==> flow/design.v <==
module AudDSP (
    input i_rst_n,
    input i_clk,
    input i_start,  
    input i_pause,  
    input [2:0] i_speed,
    input i_is_slow,
    input i_slow_mode,
    input i_daclrck,                
    input signed [15:0] i_sram_data,
    input [19:0] i_sram_stop_addr,  
    output signed [15:0] o_dac_data,
    output o_en,                    
    output o_is_pause,
    output [19:0] o_sram_addr
);
    localparam S_IDLE = 0;
    localparam S_PAUSE = 1;
    localparam S_PLAY = 2;
    localparam S_EMPTY = 3;
    reg [2:0] state_r, state_w;
    reg is_pause_r, is_pause_w;
    reg is_slow_r, is_slow_w;
    reg slow_mode_r, slow_mode_w;
    reg [2:0] speed_r, speed_w;
    reg [3:0] slow_counter_r, slow_counter_w;
    reg [1:0] get_data_counter_r, get_data_counter_w;
    reg [19:0] addr_r, addr_w;
    reg signed [15:0] sram_data_r, sram_data_w, sram_data_next_r, sram_data_next_w;
    reg [15:0] o_data_r, o_data_w;
    assign o_en = !i_daclrck;
    assign o_dac_data = o_data_r;
    assign o_sram_addr = addr_r;
    assign o_is_pause = is_pause_r;
    always @(*) begin
        state_w = state_r;
        case(state_r)
            S_IDLE: begin
                if(i_start)         state_w = S_PAUSE;
                else                state_w = S_IDLE;
            end
            S_PAUSE: begin
                if(!is_pause_r)     state_w = S_PLAY;
                else                state_w = S_PAUSE;
            end
            S_PLAY: begin
                if(is_pause_r)      state_w = S_PAUSE;
                else begin
                    if(!i_daclrck)  state_w = S_EMPTY;
                    else            state_w = S_PLAY;
                end
            end
            S_EMPTY: begin
                if(is_pause_r)      state_w = S_PAUSE;
                else begin
                    if(!i_daclrck)  state_w = S_EMPTY;
                    else            state_w = S_PLAY;
                end
            end
        endcase
    end
    always @(*) begin
        slow_counter_w = slow_counter_r;
        case(state_r)
            S_IDLE:     slow_counter_w = 0;
            S_PAUSE:    slow_counter_w = 0;
            S_PLAY: begin
                if(is_slow_r && !is_pause_r && i_daclrck) begin
                    if(slow_counter_r == speed_r)   slow_counter_w = 0;
                    else                            slow_counter_w = slow_counter_r + 1;
                end
            end
        endcase
    end
    always @(*) begin
        get_data_counter_w = get_data_counter_r;
        case(state_r)
            S_IDLE:     get_data_counter_w = 0;
            S_PAUSE:    get_data_counter_w = 0;
            S_PLAY: begin
                if(get_data_counter_r < 3)  get_data_counter_w = get_data_counter_r + 1;
            end
            S_EMPTY:    get_data_counter_w = 0;
        endcase
    end
    always @(*) begin
        is_pause_w = is_pause_r;
        case(state_r)
            S_IDLE:                 is_pause_w = 1;
            S_PAUSE: if(i_pause)    is_pause_w = 0;
            S_PLAY:  if(i_pause)    is_pause_w = 1;
            S_EMPTY: if(i_pause)    is_pause_w = 1;
        endcase
    end
    always @(*) begin
        is_slow_w = is_slow_r;
        slow_mode_w = slow_mode_r;
        speed_w = speed_r;
        case(state_r)
            S_IDLE: begin
                is_slow_w = 0;
                slow_mode_w = 0;
                speed_w = 0;
            end
            S_PAUSE: begin
                is_slow_w = i_is_slow;
                slow_mode_w = i_slow_mode;
                speed_w = i_speed;
            end
            S_PLAY: begin
                is_slow_w = is_slow_r;
                slow_mode_w = slow_mode_r;
                speed_w = speed_r;
            end
            S_EMPTY: begin
                is_slow_w = i_is_slow;
                slow_mode_w = i_slow_mode;
                speed_w = i_speed;
            end
        endcase
    end
    reg [20:0] temp_addr;      
    always @(*) begin
        addr_w = addr_r;
        temp_addr = addr_r;
        case(state_r)
            S_IDLE:     temp_addr = 0;
            S_PLAY: begin
                if(get_data_counter_r == 0) begin
                    if(is_slow_r) begin
                        if(slow_counter_r == 0)     temp_addr = addr_r + 1;
                    end
                    else                            temp_addr = addr_r + speed_r + 1;
                end
            end
        endcase
        if(temp_addr > i_sram_stop_addr)    addr_w = 0;
        else                                addr_w = temp_addr;
    end
    always @(*) begin
        sram_data_w = sram_data_r;
        sram_data_next_w = sram_data_next_r;
        case(state_r)
            S_IDLE: begin
                sram_data_w = 0;
                sram_data_next_w = 0;
            end
            S_PAUSE: begin
                sram_data_next_w = i_sram_data;
            end
            S_PLAY: begin
                if(get_data_counter_r == 2) begin
                    if(is_slow_r)begin           
                        if(slow_counter_r == 0) begin
                            sram_data_w = sram_data_next_r;
                            sram_data_next_w = i_sram_data;
                        end
                    end
                    else begin                   
                        sram_data_w = sram_data_next_r;
                        sram_data_next_w = i_sram_data;
                    end
                end
            end
        endcase
    end
    reg signed [16:0] diff;
    reg signed [20:0] diff_counter_prod;
    reg signed [20:0] diff_counter_prod_div_speed;
    always @(*) begin
        o_data_w = o_data_r;
        diff = 0;
        diff_counter_prod = 0;
        diff_counter_prod_div_speed = 0;
        case(state_r)
            S_IDLE: o_data_w = 0;
            S_PLAY: begin
                if(get_data_counter_r == 3) begin
                    if(is_slow_r) begin
                        if(slow_mode_r) begin
                            diff = $signed(sram_data_next_r) - $signed(sram_data_r);
                            diff_counter_prod = $signed(diff) * $signed({1'b0, slow_counter_r});
                            diff_counter_prod_div_speed = $signed($signed(diff_counter_prod) / $signed({1'b0, speed_r + 1}));
                            o_data_w = $signed($signed(sram_data_r) + $signed(diff_counter_prod_div_speed));
                        end
                        else o_data_w = sram_data_r;
                    end
                    else o_data_w = sram_data_r;
                end
            end
        endcase
    end
    always_ff @(posedge i_clk or negedge i_rst_n) begin
        if(!i_rst_n) begin
            state_r <= S_IDLE;
            is_pause_r <= 1;
            addr_r <= 0;
            speed_r <= 0;
            o_data_r <= 0;
            is_slow_r <= 0;
            slow_mode_r <= 0;
            sram_data_r <= 0;
            slow_counter_r <= 0;
            sram_data_next_r <= 0;
            get_data_counter_r <= 0;
        end
        else begin
            state_r <= state_w;
            is_pause_r <= is_pause_w;
            addr_r <= addr_w;
            speed_r <= i_speed;
            o_data_r <= o_data_w;
            is_slow_r <= i_is_slow;
            slow_mode_r <= i_slow_mode;
            sram_data_r <= sram_data_w;
            slow_counter_r <= slow_counter_w;
            sram_data_next_r <= sram_data_next_w;
            get_data_counter_r <= get_data_counter_w;
        end
    end
endmodule
Reports on AudDSP
Tool output for the design above, in the order of the flow. Lines are those of the file above, counted from 1. Operators: Yosys type, input widths -> output width; for muxes data width and select width s. Cell names lack the library's common part. A cell with n/a has no value.

Top module: AudDSP. Clock: i_clk. Standard-cell library: sky130hd. Timing corner: tt_025C_1v80.

Word level
Counts by Yosys on the flattened word-level netlist (proc, flatten, opt, wreduce; memories kept). Register bits leave out memories and registers merged into their read ports (data or address). Print and check cells are left out. Cells with the same type and inputs are merged into one.

Under register bits after elaboration stands 83. Latch bits: 0. The entry for memory bits (writable) reads 0. For bits in read-only memories the number is 0. For word width x clocked read ports the number is 0. The figure for memory cells is 0.

Add/sub/neg operators: 8. The entry for $mul reads 1. Div/mod/pow operators: 1. Under magnitude comparators stands 2. Eq/ne operators: 13. Shifts and indexed selects: 0. Under multiplexer cells stands 30. For bitwise gates (word level) the number is 0. Under reduce/logical cells stands 21.

Operator list (count): $div 33x33->33 (1); $mux 16 (9); $mul 17x5->21 (1); $pmux 16 s2 (2); $mux 21 (3); $pmux 16 s3 (1); $pmux 21 s2 (1); $add 20x1->21 const B (1); $add 20x3->21 (1); $add 21x1->21 const B (1); $gt 21x20->1 (1); $mux 20 (1); $sub 16x16->17 (1); $add 16x16->16 (1); $ne 2x2->1 const B (5); $reduce_and 3->1 (3); $pmux 3 s3 (1); $pmux 4 s2 (1); $mux 4 (2); $reduce_and 2->1 (3); $reduce_bool 2->1 (3); $eq 3x2->1 const B (2); $mux 2 (3); $eq 2x2->1 const B (2); $reduce_or 2->1 (2); $add 3x1->4 const B (1); $add 4x1->4 const B (1); $eq 4x3->1 (1).

Not listed: further kinds 16, cells in them 21.

Depth
Yosys ltp: most cells in a row. Word level: on the elaborated netlist, between registers, memories and ports. Mapped: between sequential cells and ports; inverters and the memories' decode and read muxes count.

Under depth in word-level cells stands 8. The entry for ABC_AREA reads 0. Depth in mapped cells: 378.

Mapped cells and area
Source: synth_stat.txt of the flow (Yosys; design flattened, memories mapped). It holds for the ABC_AREA given above (unset counts as 0); a run with the other value may have another netlist.

Mapped cells: 3922. For synthesis area the number is 27923.0 um^2. Under sequential area stands 2104.5 um^2. Flip-flop cells: 84. Buffers: 111.

Cells by type: ha_1 (count 230, total area 2877.76 um^2); dfrtp_1 (count 82, total area 2.05E+03 um^2); xnor2_1 (count 168, total area 1.47E+03 um^2); nand2_1 (count 373, total area 1.4E+03 um^2); nor2_1 (count 356, total area 1.34E+03 um^2); a21oi_1 (count 237, total area 1.19E+03 um^2); o21ai_0 (count 172, total area 860.826 um^2); nand3_1 (count 160, total area 800.768 um^2); and2_1 (count 126, total area 788.256 um^2); nor3_1 (count 156, total area 780.749 um^2); xor2_1 (count 85, total area 744.464 um^2); fa_1 (count 37, total area 740.71 um^2); inv_1 (count 192, total area 720.691 um^2); o21a_1 (count 87, total area 653.126 um^2); a21o_1 (count 75, total area 563.04 um^2); mux2i_1 (count 47, total area 470.451 um^2); nand4_1 (count 70, total area 437.92 um^2); nand2b_1 (count 68, total area 425.408 um^2).

Not listed: further types 133, cells in them 1201.

Worst setup path after synthesis
Source: OpenSTA report_checks on the synthesized netlist (no wires, ideal clock, input and output delay 20% of the period each), path of least setup slack; recovery checks are left aside. Register names are those of the netlist, which keeps one name where synthesis merged equal registers.

Kind: register to register. From: register speed_r[0]. To: register o_data_r[15]. The figure for period is 100000 ps. The entry for setup time reads 129 ps. The entry for arrival time reads 75210 ps. The figure for slack is 24661 ps. For path delay the number is 75339 ps. Stages on the path: 354. Under buffers on the path stands 24. Under period reached after synthesis stands 75339 ps.

"path delay" is the arrival time less input delay plus setup time. "stages on the path": output pins that drive a net of the path, with the launching flip-flop's if there is one; two outputs of one cell count as two. "period reached after synthesis" is the clock period less the worst setup slack; recovery checks do not enter. This is arithmetic on one report: input and output delays are still those of the set period (20% each). Between the ends stands the longest chain of elaborated cells between them, by number of cells; it is not shown to be the way that was timed. Of several equally long chains one is given. Each line given opens the expression or statement behind the cell; cells for indexed reads and writes are added by Yosys, which also makes memories of some case tables.

Cells stage by stage: dfrtp_1 -> ha_1 -> xnor2_1 -> ha_1 -> o221ai_1 -> nor3_1 -> or2_2 -> ha_1 -> a21oi_1 -> a21boi_1 -> or2_2 -> o31ai_1 -> inv_1 -> ha_1 -> a21boi_0 -> or2_2 -> o32ai_4 -> o31ai_1 -> [... 318 more ...] -> a21o_1 -> a21o_1 -> a21oi_1 -> o21bai_1 -> a21oi_1 -> o21bai_1 -> a21oi_1 -> o21bai_1 -> a21oi_1 -> o21bai_1 -> a21oi_1 -> o21bai_1 -> a21oi_1 -> xor2_1 -> xnor2_1 -> nor2_1 -> xnor2_1 -> o21ai_1. For length of the longest elaborated chain the number is 7. For elaborated cells between the ends (all ways) the number is 7. Those cells by class: add/sub (2); div (1); mux (4).

Ends and longest elaborated chain, after synthesis: start: declaration (RTL line 25) `reg [2:0] speed_r, speed_w;`; start: assignment (RTL line 198) `speed_r <= 0;`; start: assignment (RTL line 211) `speed_r <= i_speed;`; $add 3x1->4 (RTL line 183) `diff_counter_prod_div_speed = $signed($signed(diff_counter_prod) / $signed({1'b0, speed_r + 1}));`; $div 33x33->33 (RTL line 183); $add 16x16->16 (RTL line 184) `o_data_w = $signed($signed(sram_data_r) + $signed(diff_counter_prod_div_speed));`; $mux 16 (RTL line 180) `if(slow_mode_r) begin`; $mux 16 (RTL line 179) `if(is_slow_r) begin`; $mux 16 (RTL line 178) `if(get_data_counter_r == 3) begin`; $pmux 16 s2 (RTL line 175) `case(state_r)`; end: assignment (RTL line 199) `o_data_r <= 0;`; end: assignment (RTL line 212) `o_data_r <= o_data_w;`; end: declaration (RTL line 30) `reg [15:0] o_data_r, o_data_w;`.

Worst path after layout
Path of least setup slack in the final report of run 3 (OpenROAD, finished layout, wires in). Where an end is a register, its clock arrival counts in the times. The report prints the path's times to 10 ps; the period is as set.

Kind: register to register. From: register speed_r[1]. To: register o_data_r[15]. The figure for period is 104000 ps. The entry for setup time reads 130 ps. The entry for arrival time reads 86100 ps. The figure for slack is 18100 ps. Stages on the path: 332. Under buffers on the path stands 1.

Between the ends stands the longest chain of elaborated cells between them, by number of cells; it is not shown to be the way that was timed. Of several equally long chains one is given.

Cells stage by stage: dfrtp_1 -> ha_1 -> inv_1 -> ha_1 -> o21a_1 -> o221ai_1 -> nor3_1 -> or2_2 -> ha_1 -> a21oi_1 -> a21boi_1 -> or2_2 -> o31ai_1 -> inv_1 -> ha_1 -> a21boi_0 -> or2_2 -> o32ai_4 -> [... 296 more ...] -> a21o_1 -> a21o_1 -> a21oi_1 -> o21bai_1 -> a21oi_1 -> o21bai_1 -> a21oi_1 -> o21bai_1 -> a21oi_1 -> o21bai_1 -> a21oi_1 -> o21bai_1 -> a21oi_1 -> xor2_1 -> xnor2_1 -> nor2_1 -> xnor2_1 -> o21ai_1. For length of the longest elaborated chain the number is 7. For elaborated cells between the ends (all ways) the number is 7. Those cells by class: add/sub (2); div (1); mux (4).

Ends and longest elaborated chain, post-layout: start: declaration (RTL line 25) `reg [2:0] speed_r, speed_w;`; start: assignment (RTL line 198) `speed_r <= 0;`; start: assignment (RTL line 211) `speed_r <= i_speed;`; $add 3x1->4 (RTL line 183) `diff_counter_prod_div_speed = $signed($signed(diff_counter_prod) / $signed({1'b0, speed_r + 1}));`; $div 33x33->33 (RTL line 183); $add 16x16->16 (RTL line 184) `o_data_w = $signed($signed(sram_data_r) + $signed(diff_counter_prod_div_speed));`; $mux 16 (RTL line 180) `if(slow_mode_r) begin`; $mux 16 (RTL line 179) `if(is_slow_r) begin`; $mux 16 (RTL line 178) `if(get_data_counter_r == 3) begin`; $pmux 16 s2 (RTL line 175) `case(state_r)`; end: assignment (RTL line 199) `o_data_r <= 0;`; end: assignment (RTL line 212) `o_data_r <= o_data_w;`; end: declaration (RTL line 30) `reg [15:0] o_data_r, o_data_w;`.

==> results <==
Stored flow runs of AudDSP (6 of them; Yosys, OpenROAD, sky130hd). They differ in their settings and are not a sequence. Constraints: input delay and output delay 20% of the set period each, output load 0.01 pF. "worst path time" is the time allowed to the run's worst setup path (the clock period less input and output delay, where it has them) less its slack. Clock arrival times count: a late capture clock shortens it, a late launch clock lengthens it. "worst path time" is given in steps of 10 ps.

Run 1 has these settings: CELL_PAD_IN_SITES_GLOBAL_PLACEMENT 3; CORE_ASPECT_RATIO 1.72; CORE_MARGIN 3; CORE_UTILIZATION 57; CTS_CLUSTER_DIAMETER 363; MAX_ROUTING_LAYER met4; MIN_ROUTING_LAYER met2; PLACE_DENSITY_LB_ADDON 0.09; SETUP_SLACK_MARGIN -2.0; period_ns 132.0; CAP_MARGIN 20; SLEW_MARGIN 20. Outcome: stopped before the end: placement reported FLW-0024.

Run 2 has these settings: ABC_AREA 1; CAP_MARGIN 15; CELL_PAD_IN_SITES_DETAIL_PLACEMENT 2; CELL_PAD_IN_SITES_GLOBAL_PLACEMENT 2; CORE_UTILIZATION 42; CTS_CLUSTER_DIAMETER 314; CTS_CLUSTER_SIZE 53; GPL_ROUTABILITY_DRIVEN 0; GPL_TIMING_DRIVEN 0; MAX_ROUTING_LAYER met5; PLACE_DENSITY_LB_ADDON 0.13; SETUP_SLACK_MARGIN 0.15; period_ns 150.0; CORE_MARGIN 2; SLEW_MARGIN 20. Outcome: stopped before the end: placement reported DPL-0033.

Run 3 has these settings: CORE_UTILIZATION 53; GPL_ROUTABILITY_DRIVEN 0; period_ns 104.0; CAP_MARGIN 20; CORE_MARGIN 2; SLEW_MARGIN 20. The measured smallest setup slack is 18105 ps. The setup TNS stands at 0 ps. The worst path time stands at 85900 ps. Worst setup path type: register to register. The utilization in the final report comes to 0.568. The chip area after synthesis (Yosys) comes to 27923.0 um^2. The die footprint is 54536.3 um^2. The worst hold slack is 486 ps.

Run 4 has these settings: CORE_UTILIZATION 49; CTS_CLUSTER_SIZE 65; GPL_ROUTABILITY_DRIVEN 0; GPL_TIMING_DRIVEN 1; MAX_ROUTING_LAYER met5; MIN_ROUTING_LAYER met2; PLACE_DENSITY_LB_ADDON 0.07; SETUP_SLACK_MARGIN 3.27; SLEW_MARGIN 25; period_ns 122.0; CAP_MARGIN 20; CORE_MARGIN 2. The chip area after synthesis (Yosys) comes to 27923.0 um^2. The worst hold slack is 488 ps. The measured smallest setup slack is 34841 ps. The worst path time stands at 87160 ps. Worst setup path type: register to register. The setup TNS stands at 0 ps. The utilization in the final report comes to 0.528. The die footprint is 58910.6 um^2.

Run 5 has these settings: CAP_MARGIN 15; CELL_PAD_IN_SITES_DETAIL_PLACEMENT 2; CELL_PAD_IN_SITES_GLOBAL_PLACEMENT 1; CORE_UTILIZATION 38; CTS_CLUSTER_DIAMETER 62; CTS_CLUSTER_SIZE 79; GPL_ROUTABILITY_DRIVEN 0; GPL_TIMING_DRIVEN 0; MAX_ROUTING_LAYER met5; PLACE_DENSITY_LB_ADDON 0.13; SETUP_SLACK_MARGIN 0.15; period_ns 150.0; CORE_MARGIN 2; SLEW_MARGIN 20. The utilization in the final report comes to 0.418. The worst path time stands at 97530 ps. Worst setup path type: register to register. The chip area after synthesis (Yosys) comes to 27923.0 um^2. The worst hold slack is 509 ps. The measured smallest setup slack is 52466 ps. The setup TNS stands at 0 ps. The die footprint is 75666.3 um^2.

Run 6 has these settings: period_ns 100.0; CAP_MARGIN 20; CORE_MARGIN 2; CORE_UTILIZATION 40; SLEW_MARGIN 20. The worst hold slack is 491 ps. The utilization in the final report comes to 0.435. The setup TNS stands at 0 ps. The worst path time stands at 85390 ps. Worst setup path type: register to register. The die footprint is 71936.6 um^2. The chip area after synthesis (Yosys) comes to 27923.0 um^2. The measured smallest setup slack is 14606 ps.
